==> flow/design.v <==
module axi_gpio
#(
    parameter C_ALL_INPUTS        = 0,             
    parameter C_ALL_OUTPUTS       = 0,             
    parameter C_GPIO_WIDTH        = 32,            
    parameter C_DOUT_DEFAULT      = 32'h00000000,  
    parameter C_TRI_DEFAULT       = 32'hFFFFFFFF,  
    parameter C_IS_DUAL           = 0,             
    parameter C_ALL_INPUTS_2      = 0,             
    parameter C_ALL_OUTPUTS_2     = 0,             
    parameter C_GPIO2_WIDTH       = 32,            
    parameter C_DOUT_DEFAULT_2    = 32'h00000000,  
    parameter C_TRI_DEFAULT_2     = 32'hFFFFFFFF,  
    parameter C_INTERRUPT_PRESENT = 0              
)
(
    input  logic        ACLK,                     
    input  logic        ARESETn,                  
    input  logic  [8:0] s_axi_AWADDR,             
    input  logic        s_axi_AWVALID,            
    output logic        s_axi_AWREADY,            
    input  logic [31:0] s_axi_WDATA,              
    input  logic  [3:0] s_axi_WSTRB,              
    input  logic        s_axi_WVALID,             
    output logic        s_axi_WREADY,             
    output logic  [1:0] s_axi_BRESP,              
    output logic        s_axi_BVALID,             
    input  logic        s_axi_BREADY,             
    input  logic  [8:0] s_axi_ARADDR,             
    input  logic        s_axi_ARVALID,            
    output logic        s_axi_ARREADY,            
    output logic [31:0] s_axi_RDATA,              
    output logic  [1:0] s_axi_RRESP,              
    output logic        s_axi_RVALID,             
    input  logic        s_axi_RREADY,             
    output logic ip2intc_irpt,                    
    input  logic  [C_GPIO_WIDTH-1:0] gpio_io_i,   
    output logic  [C_GPIO_WIDTH-1:0] gpio_io_o,   
    output logic  [C_GPIO_WIDTH-1:0] gpio_io_t,   
    input  logic [C_GPIO2_WIDTH-1:0] gpio2_io_i,  
    output logic [C_GPIO2_WIDTH-1:0] gpio2_io_o,  
    output logic [C_GPIO2_WIDTH-1:0] gpio2_io_t   
);
localparam REG_GPIO_IO       = 9'h000;  
localparam REG_GPIO_IO_T     = 9'h004;  
localparam REG_GPIO2_IO      = 9'h008;  
localparam REG_GPIO2_IO_T    = 9'h00C;  
localparam REG_GLOBAL_INT_EN = 9'h11C;  
localparam REG_IP_INT_EN     = 9'h120;  
localparam REG_IP_INT_STATUS = 9'h128;  
localparam GPIO_IO_HIGH_0  = (C_GPIO_WIDTH >  8) ?  7 : C_GPIO_WIDTH-1;
localparam GPIO_IO_HIGH_1  = (C_GPIO_WIDTH > 16) ? 15 : C_GPIO_WIDTH-1;
localparam GPIO_IO_HIGH_2  = (C_GPIO_WIDTH > 24) ? 23 : C_GPIO_WIDTH-1;
localparam GPIO_IO_HIGH_3  = (C_GPIO_WIDTH > 32) ? 31 : C_GPIO_WIDTH-1;
localparam GPIO2_IO_HIGH_0 = (C_GPIO2_WIDTH >  8) ?  7 : C_GPIO2_WIDTH-1;
localparam GPIO2_IO_HIGH_1 = (C_GPIO2_WIDTH > 16) ? 15 : C_GPIO2_WIDTH-1;
localparam GPIO2_IO_HIGH_2 = (C_GPIO2_WIDTH > 24) ? 23 : C_GPIO2_WIDTH-1;
localparam GPIO2_IO_HIGH_3 = (C_GPIO2_WIDTH > 32) ? 31 : C_GPIO2_WIDTH-1;
logic [8:0] awaddr;
logic [8:0] araddr;
logic [C_GPIO_WIDTH-1:0]  gpio_io_i_reg;
logic [C_GPIO2_WIDTH-1:0] gpio2_io_i_reg;
logic [C_GPIO_WIDTH-1:0]  gpio_io_i_reg2;
logic [C_GPIO2_WIDTH-1:0] gpio2_io_i_reg2;
logic global_int_en;
logic [1:0] ip_int_en;
logic [1:0] ip_int_status;
logic clk;
logic rst;  
logic write_strobe;
logic read_strobe;
logic wr_reg_gpio_io;
logic wr_reg_gpio_io_t;
logic wr_reg_gpio2_io;
logic wr_reg_gpio2_io_t;
logic wr_reg_global_int_en;
logic wr_reg_ip_int_en;
logic wr_reg_ip_int_status;
assign clk = ACLK;
always_ff @(posedge clk) begin
    rst <= ~ARESETn;
end
assign write_strobe = s_axi_AWVALID && s_axi_WVALID && !s_axi_BVALID;
assign awaddr = {s_axi_AWADDR[8:2], 2'b00};
assign wr_reg_gpio_io       = (awaddr == REG_GPIO_IO      );
assign wr_reg_gpio_io_t     = (awaddr == REG_GPIO_IO_T    );
assign wr_reg_gpio2_io      = (awaddr == REG_GPIO2_IO     );
assign wr_reg_gpio2_io_t    = (awaddr == REG_GPIO2_IO_T   );
assign wr_reg_global_int_en = (awaddr == REG_GLOBAL_INT_EN);
assign wr_reg_ip_int_en     = (awaddr == REG_IP_INT_EN    );
assign wr_reg_ip_int_status = (awaddr == REG_IP_INT_STATUS);
assign s_axi_BRESP = 2'b00;  
generate
if (!C_ALL_INPUTS) begin
    if (C_GPIO_WIDTH > 0) begin
        always_ff @(posedge clk) begin
            if (rst)
                gpio_io_o[GPIO_IO_HIGH_0:0] <= C_DOUT_DEFAULT[GPIO_IO_HIGH_0:0];
            else if (write_strobe && wr_reg_gpio_io && s_axi_WSTRB[0])
                gpio_io_o[GPIO_IO_HIGH_0:0] <= s_axi_WDATA[GPIO_IO_HIGH_0:0];
        end
    end
    if (C_GPIO_WIDTH > 8) begin
        always_ff @(posedge clk) begin
            if (rst)
                gpio_io_o[GPIO_IO_HIGH_1:8] <= C_DOUT_DEFAULT[GPIO_IO_HIGH_1:8];
            else if (write_strobe && wr_reg_gpio_io && s_axi_WSTRB[1])
                gpio_io_o[GPIO_IO_HIGH_1:8] <= s_axi_WDATA[GPIO_IO_HIGH_1:8];
        end
    end
    if (C_GPIO_WIDTH > 16) begin
        always_ff @(posedge clk) begin
            if (rst)
                gpio_io_o[GPIO_IO_HIGH_2:16] <= C_DOUT_DEFAULT[GPIO_IO_HIGH_2:16];
            else if (write_strobe && wr_reg_gpio_io && s_axi_WSTRB[2])
                gpio_io_o[GPIO_IO_HIGH_2:16] <= s_axi_WDATA[GPIO_IO_HIGH_2:16];
        end
    end
    if (C_GPIO_WIDTH > 24) begin
        always_ff @(posedge clk) begin
            if (rst)
                gpio_io_o[GPIO_IO_HIGH_3:24] <= C_DOUT_DEFAULT[GPIO_IO_HIGH_3:24];
            else if (write_strobe && wr_reg_gpio_io && s_axi_WSTRB[3])
                gpio_io_o[GPIO_IO_HIGH_3:24] <= s_axi_WDATA[GPIO_IO_HIGH_3:24];
        end
    end
end
else begin
    assign gpio_io_o = C_DOUT_DEFAULT;
end
if (!C_ALL_INPUTS && !C_ALL_OUTPUTS) begin
    if (C_GPIO_WIDTH > 0) begin
        always_ff @(posedge clk) begin
            if (rst)
                gpio_io_t[GPIO_IO_HIGH_0:0] <= C_DOUT_DEFAULT[GPIO_IO_HIGH_0:0];
            else if (write_strobe && wr_reg_gpio_io_t && s_axi_WSTRB[0])
                gpio_io_t[GPIO_IO_HIGH_0:0] <= s_axi_WDATA[GPIO_IO_HIGH_0:0];
        end
    end
    if (C_GPIO_WIDTH > 8) begin
        always_ff @(posedge clk) begin
            if (rst)
                gpio_io_t[GPIO_IO_HIGH_1:8] <= C_DOUT_DEFAULT[GPIO_IO_HIGH_1:8];
            else if (write_strobe && wr_reg_gpio_io_t && s_axi_WSTRB[1])
                gpio_io_t[GPIO_IO_HIGH_1:8] <= s_axi_WDATA[GPIO_IO_HIGH_1:8];
        end
    end
    if (C_GPIO_WIDTH > 16) begin
        always_ff @(posedge clk) begin
            if (rst)
                gpio_io_t[GPIO_IO_HIGH_2:16] <= C_DOUT_DEFAULT[GPIO_IO_HIGH_2:16];
            else if (write_strobe && wr_reg_gpio_io_t && s_axi_WSTRB[2])
                gpio_io_t[GPIO_IO_HIGH_2:16] <= s_axi_WDATA[GPIO_IO_HIGH_2:16];
        end
    end
    if (C_GPIO_WIDTH > 24) begin
        always_ff @(posedge clk) begin
            if (rst)
                gpio_io_t[GPIO_IO_HIGH_3:24] <= C_DOUT_DEFAULT[GPIO_IO_HIGH_3:24];
            else if (write_strobe && wr_reg_gpio_io_t && s_axi_WSTRB[3])
                gpio_io_t[GPIO_IO_HIGH_3:24] <= s_axi_WDATA[GPIO_IO_HIGH_3:24];
        end
    end
end
else begin
    assign gpio_io_t = C_TRI_DEFAULT;
end
if (C_IS_DUAL && !C_ALL_INPUTS_2) begin
    if (C_GPIO2_WIDTH > 0) begin
        always_ff @(posedge clk) begin
            if (rst)
                gpio2_io_o[GPIO2_IO_HIGH_0:0] <= C_DOUT_DEFAULT[GPIO2_IO_HIGH_0:0];
            else if (write_strobe && wr_reg_gpio2_io && s_axi_WSTRB[0])
                gpio2_io_o[GPIO2_IO_HIGH_0:0] <= s_axi_WDATA[GPIO2_IO_HIGH_0:0];
        end
    end
    if (C_GPIO2_WIDTH > 8) begin
        always_ff @(posedge clk) begin
            if (rst)
                gpio2_io_o[GPIO2_IO_HIGH_1:8] <= C_DOUT_DEFAULT[GPIO2_IO_HIGH_1:8];
            else if (write_strobe && wr_reg_gpio2_io && s_axi_WSTRB[1])
                gpio2_io_o[GPIO2_IO_HIGH_1:8] <= s_axi_WDATA[GPIO2_IO_HIGH_1:8];
        end
    end
    if (C_GPIO2_WIDTH > 16) begin
        always_ff @(posedge clk) begin
            if (rst)
                gpio2_io_o[GPIO2_IO_HIGH_2:16] <= C_DOUT_DEFAULT[GPIO2_IO_HIGH_2:16];
            else if (write_strobe && wr_reg_gpio2_io && s_axi_WSTRB[2])
                gpio2_io_o[GPIO2_IO_HIGH_2:16] <= s_axi_WDATA[GPIO2_IO_HIGH_2:16];
        end
    end
    if (C_GPIO2_WIDTH > 24) begin
        always_ff @(posedge clk) begin
            if (rst)
                gpio2_io_o[GPIO2_IO_HIGH_3:24] <= C_DOUT_DEFAULT[GPIO2_IO_HIGH_3:24];
            else if (write_strobe && wr_reg_gpio2_io && s_axi_WSTRB[3])
                gpio2_io_o[GPIO2_IO_HIGH_3:24] <= s_axi_WDATA[GPIO2_IO_HIGH_3:24];
        end
    end
end
else begin
    assign gpio2_io_o = C_DOUT_DEFAULT_2;
end
if (C_IS_DUAL && !C_ALL_INPUTS_2 && !C_ALL_OUTPUTS_2) begin
    if (C_GPIO2_WIDTH > 0) begin
        always_ff @(posedge clk) begin
            if (rst)
                gpio2_io_t[GPIO2_IO_HIGH_0:0] <= C_DOUT_DEFAULT[GPIO2_IO_HIGH_0:0];
            else if (write_strobe && wr_reg_gpio2_io_t && s_axi_WSTRB[0])
                gpio2_io_t[GPIO2_IO_HIGH_0:0] <= s_axi_WDATA[GPIO2_IO_HIGH_0:0];
        end
    end
    if (C_GPIO2_WIDTH > 8) begin
        always_ff @(posedge clk) begin
            if (rst)
                gpio2_io_t[GPIO2_IO_HIGH_1:8] <= C_DOUT_DEFAULT[GPIO2_IO_HIGH_1:8];
            else if (write_strobe && wr_reg_gpio2_io_t && s_axi_WSTRB[1])
                gpio2_io_t[GPIO2_IO_HIGH_1:8] <= s_axi_WDATA[GPIO2_IO_HIGH_1:8];
        end
    end
    if (C_GPIO2_WIDTH > 16) begin
        always_ff @(posedge clk) begin
            if (rst)
                gpio2_io_t[GPIO2_IO_HIGH_2:16] <= C_DOUT_DEFAULT[GPIO2_IO_HIGH_2:16];
            else if (write_strobe && wr_reg_gpio2_io_t && s_axi_WSTRB[2])
                gpio2_io_t[GPIO2_IO_HIGH_2:16] <= s_axi_WDATA[GPIO2_IO_HIGH_2:16];
        end
    end
    if (C_GPIO2_WIDTH > 24) begin
        always_ff @(posedge clk) begin
            if (rst)
                gpio2_io_t[GPIO2_IO_HIGH_3:24] <= C_DOUT_DEFAULT[GPIO2_IO_HIGH_3:24];
            else if (write_strobe && wr_reg_gpio2_io_t && s_axi_WSTRB[3])
                gpio2_io_t[GPIO2_IO_HIGH_3:24] <= s_axi_WDATA[GPIO2_IO_HIGH_3:24];
        end
    end
end
else begin
    assign gpio2_io_t = C_TRI_DEFAULT;
end
if (C_INTERRUPT_PRESENT) begin
    always_ff @(posedge clk) begin
        if (rst) begin
            global_int_en <= 1'b0;
            ip_int_en <= 2'b00;
        end
        else if (write_strobe) begin
            if (wr_reg_global_int_en && s_axi_WSTRB[3]) global_int_en <= s_axi_WDATA[31];
            if (wr_reg_ip_int_en && s_axi_WSTRB[0]) ip_int_en <= s_axi_WDATA[1:0];
        end
    end
end
else begin
    assign global_int_en = 1'b0;
    assign ip_int_en = 2'b00;
end
endgenerate
always_ff @(posedge clk) begin
    if (rst) begin
        s_axi_AWREADY <= 1'b0;
        s_axi_WREADY  <= 1'b0;
        s_axi_BVALID  <= 1'b0;
    end
    else begin
        s_axi_AWREADY <= write_strobe;
        s_axi_WREADY  <= write_strobe;
        if (write_strobe) begin
            s_axi_BVALID  <= 1'b1;
        end
        else if (s_axi_BVALID) begin
            s_axi_BVALID  <= ~s_axi_BREADY;
        end
    end
end
generate
if (!C_ALL_OUTPUTS) begin
    always_ff @(posedge clk) begin
        gpio_io_i_reg  <= gpio_io_i;
    end
end
else begin
    assign gpio_io_i_reg = '0;
end
if (C_IS_DUAL && !C_ALL_OUTPUTS_2) begin
    always_ff @(posedge clk) begin
        gpio2_io_i_reg <= gpio2_io_i;
    end
end
else begin
    assign gpio2_io_i_reg = '0;
end
endgenerate
generate
if (C_INTERRUPT_PRESENT) begin
    always_ff @(posedge clk) begin
        if (rst) begin
            gpio_io_i_reg2  <= '0;
            gpio2_io_i_reg2 <= '0;
            ip_int_status   <= '0;
            ip2intc_irpt    <= 1'b0;
        end
        else begin
            gpio_io_i_reg2  <= gpio_io_i_reg;
            if (gpio_io_i_reg != gpio_io_i_reg2) begin
                ip_int_status[0] <= 1'b1;
            end
            else if (write_strobe && wr_reg_ip_int_status && s_axi_WSTRB[0]) begin
                ip_int_status[0] <= s_axi_WDATA[0] ^ ip_int_status[0];
            end
            gpio2_io_i_reg2 <= gpio2_io_i_reg;
            if (gpio2_io_i_reg != gpio2_io_i_reg2) begin
                ip_int_status[1] <= 1'b1;
            end
            else if (write_strobe && wr_reg_ip_int_status && s_axi_WSTRB[0]) begin
                ip_int_status[1] <= s_axi_WDATA[1] ^ ip_int_status[1];
            end
            ip2intc_irpt <= |ip_int_status[1:0];
        end
    end
end
else begin
    assign ip2intc_irpt = 1'b0;
    assign ip_int_status = 2'b00;
    assign gpio_io_i_reg2 = '0;
    assign gpio2_io_i_reg2 = '0;
end
endgenerate
assign read_strobe = s_axi_ARVALID && !s_axi_RVALID;
assign s_axi_RRESP = 2'b00;  
assign araddr = {s_axi_ARADDR[8:2],2'b00};
always_ff @(posedge clk) begin
    if (rst) begin
        s_axi_ARREADY <= '0;
        s_axi_RDATA   <= '0;
        s_axi_RVALID  <= '0;
    end
    else begin
        s_axi_ARREADY <= read_strobe;
        if (read_strobe) begin
            s_axi_RDATA <= 32'd0;  
            unique case (araddr)
                REG_GPIO_IO       : s_axi_RDATA <= gpio_io_i_reg;           
                REG_GPIO_IO_T     : s_axi_RDATA <= gpio_io_t;               
                REG_GPIO2_IO      : s_axi_RDATA <= gpio2_io_i_reg;          
                REG_GPIO2_IO_T    : s_axi_RDATA <= gpio2_io_t;              
                REG_GLOBAL_INT_EN : s_axi_RDATA <= {global_int_en, 30'd0};  
                REG_IP_INT_EN     : s_axi_RDATA <= {30'd0, ip_int_en};      
                REG_IP_INT_STATUS : s_axi_RDATA <= {30'd0, ip_int_status};  
                default : s_axi_RDATA <= 32'd0;          
            endcase
        end
        if (read_strobe) begin
            s_axi_RVALID <= 1'b1;
        end
        else if (s_axi_RVALID) begin
            s_axi_RVALID <= ~s_axi_RREADY;
        end
    end
end
endmodule
module axi_gpio_expanded
#(
    parameter C_ALL_INPUTS        = 0,             
    parameter C_ALL_OUTPUTS       = 0,             
    parameter C_GPIO_WIDTH        = 32,            
    parameter C_DOUT_DEFAULT      = 32'h00000000,  
    parameter C_TRI_DEFAULT       = 32'hFFFFFFFF,  
    parameter C_IS_DUAL           = 1,             
    parameter C_ALL_INPUTS_2      = 0,             
    parameter C_ALL_OUTPUTS_2     = 0,             
    parameter C_GPIO2_WIDTH       = 32,            
    parameter C_DOUT_DEFAULT_2    = 32'h00000000,  
    parameter C_TRI_DEFAULT_2     = 32'hFFFFFFFF,  
    parameter C_INTERRUPT_PRESENT = 1              
)
(
    input logic ACLK,     
    input logic ARESETn,  
    input  logic              [8:2] AWADDR,    
    input  logic              [2:0] AWPROT,    
    input  logic                    AWVALID,   
    output logic                    AWREADY,   
    input  logic             [31:0] WDATA,   
    input  logic              [3:0] WSTRB,   
    input  logic                    WVALID,  
    output logic                    WREADY,  
    output logic              [1:0] BRESP,   
    output logic                    BVALID,  
    input  logic                    BREADY,  
    input  logic              [8:2] ARADDR,    
    input  logic              [2:0] ARPROT,    
    input  logic                    ARVALID,   
    output logic                    ARREADY,   
    output logic             [31:0] RDATA,   
    output logic              [1:0] RRESP,   
    output logic                    RVALID,  
    input  logic                    RREADY,  
    output logic ip2intc_irpt,                    
    input  logic  [C_GPIO_WIDTH-1:0] gpio_io_i,   
    output logic  [C_GPIO_WIDTH-1:0] gpio_io_o,   
    output logic  [C_GPIO_WIDTH-1:0] gpio_io_t,   
    input  logic [C_GPIO2_WIDTH-1:0] gpio2_io_i,  
    output logic [C_GPIO2_WIDTH-1:0] gpio2_io_o,  
    output logic [C_GPIO2_WIDTH-1:0] gpio2_io_t   
);
   axi_gpio #(.C_ALL_INPUTS(C_ALL_INPUTS),
              .C_ALL_OUTPUTS(C_ALL_OUTPUTS),
              .C_GPIO_WIDTH(C_GPIO_WIDTH),
              .C_DOUT_DEFAULT(C_DOUT_DEFAULT),
              .C_TRI_DEFAULT(C_TRI_DEFAULT),
              .C_IS_DUAL(C_IS_DUAL),
              .C_ALL_INPUTS_2(C_ALL_INPUTS_2),
              .C_ALL_OUTPUTS_2(C_ALL_OUTPUTS_2),
              .C_GPIO2_WIDTH(C_GPIO2_WIDTH),
              .C_DOUT_DEFAULT_2(C_DOUT_DEFAULT_2),
              .C_TRI_DEFAULT_2(C_TRI_DEFAULT_2),
              .C_INTERRUPT_PRESENT(C_INTERRUPT_PRESENT))
     gpio(.ACLK(ACLK), .ARESETn(ARESETn),
          .s_axi_AWADDR({AWADDR, 2'b00}), .s_axi_AWVALID(AWVALID), .s_axi_AWREADY(AWREADY),
          .s_axi_WDATA(WDATA), .s_axi_WSTRB(WSTRB), .s_axi_WVALID(WVALID), .s_axi_WREADY(WREADY),
          .s_axi_BRESP(BRESP), .s_axi_BVALID(BVALID), .s_axi_BREADY(BREADY),
          .s_axi_ARADDR({ARADDR, 2'b00}), .s_axi_ARVALID(ARVALID), .s_axi_ARREADY(ARREADY),
          .s_axi_RDATA(RDATA), .s_axi_RRESP(RRESP), .s_axi_RVALID(RVALID), .s_axi_RREADY(RREADY),
          .ip2intc_irpt(ip2intc_irpt),
          .gpio_io_i(gpio_io_i), .gpio_io_o(gpio_io_o), .gpio_io_t(gpio_io_t),
          .gpio2_io_i(gpio2_io_i), .gpio2_io_o(gpio2_io_o), .gpio2_io_t(gpio2_io_t));
endmodule
Lab notebook: axi_gpio_expanded

======== Step by step through the tools: axi_gpio_expanded ========
Each step is given for the RTL above and for the edited RTL.
"original" refers to lines of the RTL above, "edited" to lines of the edited file.
"difference": "edited" minus "original" as printed here. "rel. change": 100 x difference / "original".
Operators: Yosys type, input widths -> output width; for muxes data width and select width s.
Not given: n/a
inputs
  top ..................................... axi_gpio_expanded
  clock port .............................. ACLK
  standard-cell library ................... sky130hd
  library corner .......................... tt_025C_1v80

======== Edit of the RTL ========
Unified diff, file above to edited file.
This change comes from a script, not from a designer. The edited design behaves differently; no optimisation was intended.
begin of diff
@@ -338,5 +338,5 @@
     else begin
         s_axi_ARREADY <= read_strobe;
-        if (read_strobe) begin
+        begin
             s_axi_RDATA <= 32'd0;  
             unique case (araddr)
end of diff

======== Word-level counts ========
Yosys after proc, flatten, opt, wreduce and memory -nomap, before mapping. Memory bits, and registers merged into a memory's read port (data or address), are not among the register bits. Print and check cells are not counted. Equal cells are merged and count once.
word-level totals
  element                      original  edited  difference  rel. change (%)
  input bits                   127       127     0           0.00
  cells after elaboration      95        95      0           0.00
  flip-flop bits (word level)  299       299     0           0.00
  output and inout port bits   170       170     0           0.00
operators by class
  element               original  edited  difference  rel. change (%)
  multiplexer cells     9         9       0           0.00
  equal/unequal tests   14        14      0           0.00
  bitwise operators     5         5       0           0.00
  reduce/logical cells  36        36      0           0.00
Operator kinds equal on both sides are left out: 14.

======== Logic depth ========
Yosys ltp: most cells in a row. Word level: on the elaborated netlist, between registers, memories and ports. Mapped: between sequential cells and ports; inverters and the memories' decode and read muxes count.
depth
  element                        original  edited  difference  rel. change (%)
  depth in word-level cells      6         6       0           0.00
  ABC_AREA                       0         0       n/a         n/a
  mapped depth                   7         6       -1          -14.29
  gate-level depth less buffers  5         4       -1          -20.00

======== After synthesis ========
Source: synth_stat.txt of the flow (Yosys; design flattened, memories mapped). It holds for the ABC_AREA given above (unset counts as 0); a run with the other value may have another netlist.
cell types
  type                       original  edited  difference  rel. change (%)
  sky130_fd_sc_hd__nand2_1   270       0       -270        -100.00
  sky130_fd_sc_hd__a21oi_1   135       3       -132        -97.78
  sky130_fd_sc_hd__mux2i_1   5         132     +127        +2540.00
  sky130_fd_sc_hd__nor2_1    12        135     +123        +1025.00
  sky130_fd_sc_hd__a22o_1    22        0       -22         -100.00
  sky130_fd_sc_hd__nor2b_1   66        83      +17         +25.76
  sky130_fd_sc_hd__nand4_4   0         16      +16         n/a
  sky130_fd_sc_hd__and3_1    18        3       -15         -83.33
  sky130_fd_sc_hd__buf_2     19        6       -13         -68.42
  sky130_fd_sc_hd__o21ai_0   12        0       -12         -100.00
  sky130_fd_sc_hd__nand3_2   10        0       -10         -100.00
  sky130_fd_sc_hd__nor2b_2   0         10      +10         n/a
  sky130_fd_sc_hd__clkbuf_1  36        27      -9          -25.00
  sky130_fd_sc_hd__inv_1     10        3       -7          -70.00
  sky130_fd_sc_hd__nor3b_4   0         6       +6          n/a
  sky130_fd_sc_hd__or2_2     1         4       +3          +300.00
  sky130_fd_sc_hd__and3b_1   0         3       +3          n/a
  sky130_fd_sc_hd__buf_6     0         3       +3          n/a
Cell types equal on both sides are left out: 8.
Not every row of either side is listed.
mapped netlist
  element                          original  edited   difference  rel. change (%)
  buffers                          62        43       -19         -30.65
  cell area after synthesis (um2)  10607.7   10834.1  +226.4      +2.13
  area of sequential cells (um2)   5985.7    5985.7   0.0         0.00
  mapped cells                     1070      893      -177        -16.54
  flip-flops                       299       299      0           0.00
The figures by module come from a second, unflattened synthesis with its own total; it is not the netlist above.
second synthesis, totals
  element                                  original  edited   difference  rel. change (%)
  cell total of the unflattened synthesis  930       917      -13         -1.40
  area (unflattened synthesis) (um2)       11011.8   10635.2  -376.6      -3.42
Each row is one instance without its submodules.
modules, original
  module             area (um2)  cells  seq. area (um2)  times used
  axi_gpio           11008.1     929    5985.7           1
  axi_gpio_expanded  3.8         1      0.0              1
modules, edited
  module             area (um2)  cells  seq. area (um2)  times used
  axi_gpio           10631.4     916    5985.7           1
  axi_gpio_expanded  3.8         1      0.0              1

======== Timing after synthesis ========
Path of least setup slack by OpenSTA after synthesis, without wires, with an ideal clock, recovery checks aside; 20% of the period is set as input and as output delay. Where synthesis merged equal registers, the netlist keeps one of their names.
timing after synthesis
  element                            original                    edited                         difference  rel. change (%)
  path kind                          input-to-reg                input-to-reg                   n/a         n/a
  from                               input AWADDR[4]             input ARADDR[7]                n/a         n/a
  to                                 register gpio.gpio_io_o[0]  register gpio.s_axi_RDATA[20]  n/a         n/a
  delay of the path (ps)             1464                        1210                           -254        -17.35
  slack (ps)                         2536                        2790                           +254        n/a
  buffers on the path                2                           2                              0           0.00
  required time (ps)                 4868                        4938                           +70         +1.44
  stages on the path                 7                           5                              -2          -28.57
  period (ps)                        5000                        5000                           0           0.00
  library setup time (ps)            132                         62                             -70         n/a
  external input delay (ps)          1000                        1000                           0           0.00
  launch time at the first pin (ps)  1000                        1000                           0           0.00
  arrival time (ps)                  2332                        2148                           -184        -7.89
  synthesis period reached (ps)      2464                        2210                           -254        -10.31
"delay of the path" is the arrival time less input delay plus setup time.
"stages on the path" counts driving pins, that of a launching flip-flop among them; a cell with two outputs on the path counts twice.
"synthesis period reached" = period - worst setup slack (recovery checks aside). The figure is calculated, with input and output delays left at 20% of the set period.
Between the ends stands the longest chain of elaborated cells between them, by number of cells; it is not shown to be the way that was timed. Of several equally long chains one is given.
A line is the first line of the expression or statement that the cell stems from. Yosys adds cells for indexed reads and writes and turns some case tables into memories.
At most two assigning lines are given for a register; there are more.
between the ends, after synthesis, original
  path through ............................ sky130_fd_sc_hd__or3_1 > sky130_fd_sc_hd__nor4_2 > sky130_fd_sc_hd__buf_2 > sky130_fd_sc_hd__buf_4 > sky130_fd_sc_hd__nand3_2 > sky130_fd_sc_hd__nand2_1 > sky130_fd_sc_hd__a21oi_1
  length of the longest elaborated chain .. 3
  elaborated cells on any way between the ends .. 3
  classes of those cells .................. 3 x reduce/logical
ends and longest elaborated chain, after synthesis, original
  element                         line  source
  start, declared                 380   input  logic              [8:2] AWADDR,
  $logic_not 9->1                 85    assign wr_reg_gpio_io       = (awaddr == REG_GPIO_IO      );
  $logic_and 1x1->1 (2 in a row)  99    else if (write_strobe && wr_reg_gpio_io && s_axi_WSTRB[0])
  end, assigned                   98    gpio_io_o[GPIO_IO_HIGH_0:0] <= C_DOUT_DEFAULT[GPIO_IO_HIGH_0:0];
  end, assigned                   100   gpio_io_o[GPIO_IO_HIGH_0:0] <= s_axi_WDATA[GPIO_IO_HIGH_0:0];
  end, declared                   38    output logic  [C_GPIO_WIDTH-1:0] gpio_io_o,
between the ends, after synthesis, edited
  path through ............................ sky130_fd_sc_hd__or3_1 > sky130_fd_sc_hd__or3_1 > sky130_fd_sc_hd__buf_2 > sky130_fd_sc_hd__buf_6 > sky130_fd_sc_hd__nor2b_2
  length of the longest elaborated chain .. 2
  elaborated cells on any way between the ends .. 8
  source lines of those cells ............. 1
  classes of those cells .................. 6 x eq/ne; 1 x mux; 1 x reduce/logical
ends and longest elaborated chain, after synthesis, edited
  element          line  source
  start, declared  391   input  logic              [8:2] ARADDR,
  $eq 7x7->1       342   unique case (araddr)
  $pmux 32 s7      342
  end, assigned    343   REG_GPIO_IO       : s_axi_RDATA <= gpio_io_i_reg;
  end, assigned    344   REG_GPIO_IO_T     : s_axi_RDATA <= gpio_io_t;
  end, declared    32    output logic [31:0] s_axi_RDATA,

======== Worst path after layout ========
From the final timing report of each run of pair 1: the path of least setup slack in the routed layout; clock arrival at registers is part of the times.
The report prints the path's times to 10 ps; the period is as set.
timing post-layout
  element                            original                      edited                       difference  rel. change (%)
  path kind                          input-to-reg                  input-to-reg                 n/a         n/a
  from                               input AWADDR[4]               input WVALID                 n/a         n/a
  to                                 register gpio.gpio2_io_t[29]  register gpio.gpio2_io_t[3]  n/a         n/a
  library setup time (ps)            80                            150                          +70         n/a
  arrival time (ps)                  3460                          3250                         -210        -6.07
  external input delay (ps)          1000                          1000                         0           0.00
  stages on the path                 7                             6                            -1          -14.29
  buffers on the path                2                             2                            0           0.00
  launch time at the first pin (ps)  1000                          1000                         0           0.00
  required time (ps)                 5480                          5400                         -80         -1.46
  period (ps)                        5000                          5000                         0           0.00
  slack (ps)                         2020                          2150                         +130        n/a
Between the ends stands the longest chain of elaborated cells between them, by number of cells; it is not shown to be the way that was timed. Of several equally long chains one is given.
between the ends, post-layout, original
  path through ............................ sky130_fd_sc_hd__clkdlybuf4s50_1 > sky130_fd_sc_hd__or3_1 > sky130_fd_sc_hd__nor4_4 > sky130_fd_sc_hd__buf_4 > sky130_fd_sc_hd__and3_1 > sky130_fd_sc_hd__nand2_1 > sky130_fd_sc_hd__a21oi_1
  length of the longest elaborated chain .. 3
  elaborated cells on any way between the ends .. 3
  classes of those cells .................. 1 x eq/ne; 2 x reduce/logical
ends and longest elaborated chain, post-layout, original
  element                         line  source
  start, declared                 380   input  logic              [8:2] AWADDR,
  $eq 7x2->1                      88    assign wr_reg_gpio2_io_t    = (awaddr == REG_GPIO2_IO_T   );
  $logic_and 1x1->1 (2 in a row)  234   else if (write_strobe && wr_reg_gpio2_io_t && s_axi_WSTRB[3])
  end, assigned                   233   gpio2_io_t[GPIO2_IO_HIGH_3:24] <= C_DOUT_DEFAULT[GPIO2_IO_HIGH_3:24];
  end, assigned                   235   gpio2_io_t[GPIO2_IO_HIGH_3:24] <= s_axi_WDATA[GPIO2_IO_HIGH_3:24];
  end, declared                   42    output logic [C_GPIO2_WIDTH-1:0] gpio2_io_t
between the ends, post-layout, edited
  path through ............................ sky130_fd_sc_hd__clkdlybuf4s50_1 > sky130_fd_sc_hd__and3b_1 > sky130_fd_sc_hd__buf_4 > sky130_fd_sc_hd__nand4_4 > sky130_fd_sc_hd__mux2i_1 > sky130_fd_sc_hd__nor2_1
  length of the longest elaborated chain .. 4
  elaborated cells on any way between the ends .. 4
  classes of those cells .................. 4 x reduce/logical
ends and longest elaborated chain, post-layout, edited
  element                         line  source
  start, declared                 386   input  logic                    WVALID,
  $logic_and 1x1->1 (2 in a row)  83    assign write_strobe = s_axi_AWVALID && s_axi_WVALID && !s_axi_BVALID;
  $logic_and 1x1->1 (2 in a row)  210   else if (write_strobe && wr_reg_gpio2_io_t && s_axi_WSTRB[0])
  end, assigned                   209   gpio2_io_t[GPIO2_IO_HIGH_0:0] <= C_DOUT_DEFAULT[GPIO2_IO_HIGH_0:0];
  end, assigned                   211   gpio2_io_t[GPIO2_IO_HIGH_0:0] <= s_axi_WDATA[GPIO2_IO_HIGH_0:0];
  end, declared                   42    output logic [C_GPIO2_WIDTH-1:0] gpio2_io_t

======== Layout results ========
Both versions went through the flow (Yosys, OpenROAD) with the same settings in each pair. Constraints: input delay and output delay 20% of the set period each, output load 0.01 pF.
settings, pair 1
  CORE_UTILIZATION ........................ 40
  period_ns ............................... 5.0
  CAP_MARGIN .............................. 20
  CORE_MARGIN ............................. 2
  SLEW_MARGIN ............................. 20
results, pair 1
  element                                    original  edited    difference  rel. change (%)
  standard-cell area after layout (um2)      14724.1   14943.1   +219.0      +1.49
  post-route worst hold slack (ps)           451       481       +30         n/a
  worst setup slack after layout (ps)        2025      2148      +123        n/a
  total negative slack on setup checks (ps)  0         0         0           n/a
  die footprint (um2)                        27837.3   28417.5   +580.2      +2.08
  post-route utilization                     0.565     0.558     -0.007      n/a
  achieved period (ps)                       2975      2852      -123        -4.13
  Yosys chip area after synthesis (um2)      10607.7   10834.1   +226.4      +2.13
  total power after layout (W)               0.005153  0.005079  -0.000074   -1.44
settings, pair 2
  CAP_MARGIN .............................. 5
  CORE_UTILIZATION ........................ 55
  PLACE_DENSITY_LB_ADDON .................. 0.21
  period_ns ............................... 1.76
  CORE_MARGIN ............................. 2
  SLEW_MARGIN ............................. 20
results, pair 2
  element                                    original  edited    difference  rel. change (%)
  standard-cell area after layout (um2)      15110.7   15275.9   +165.2      +1.09
  post-route worst hold slack (ps)           243       220       -23         n/a
  worst setup slack after layout (ps)        7         37        +30         n/a
  total negative slack on setup checks (ps)  0         0         0           n/a
  die footprint (um2)                        20413.3   20836.9   +423.6      +2.08
  post-route utilization                     0.802     0.787     -0.015      n/a
  achieved period (ps)                       1753      1723      -30         -1.71
  Yosys chip area after synthesis (um2)      10607.7   10834.1   +226.4      +2.13
  total power after layout (W)               0.014052  0.014406  +0.000354   +2.52
By "achieved period" is meant the clock period of the run minus its worst setup slack. This is arithmetic on one report: input and output delays are still those of the set period (20% each).
"total power after layout" rests on the timing tool's default activity at the inputs, not on a simulated workload.
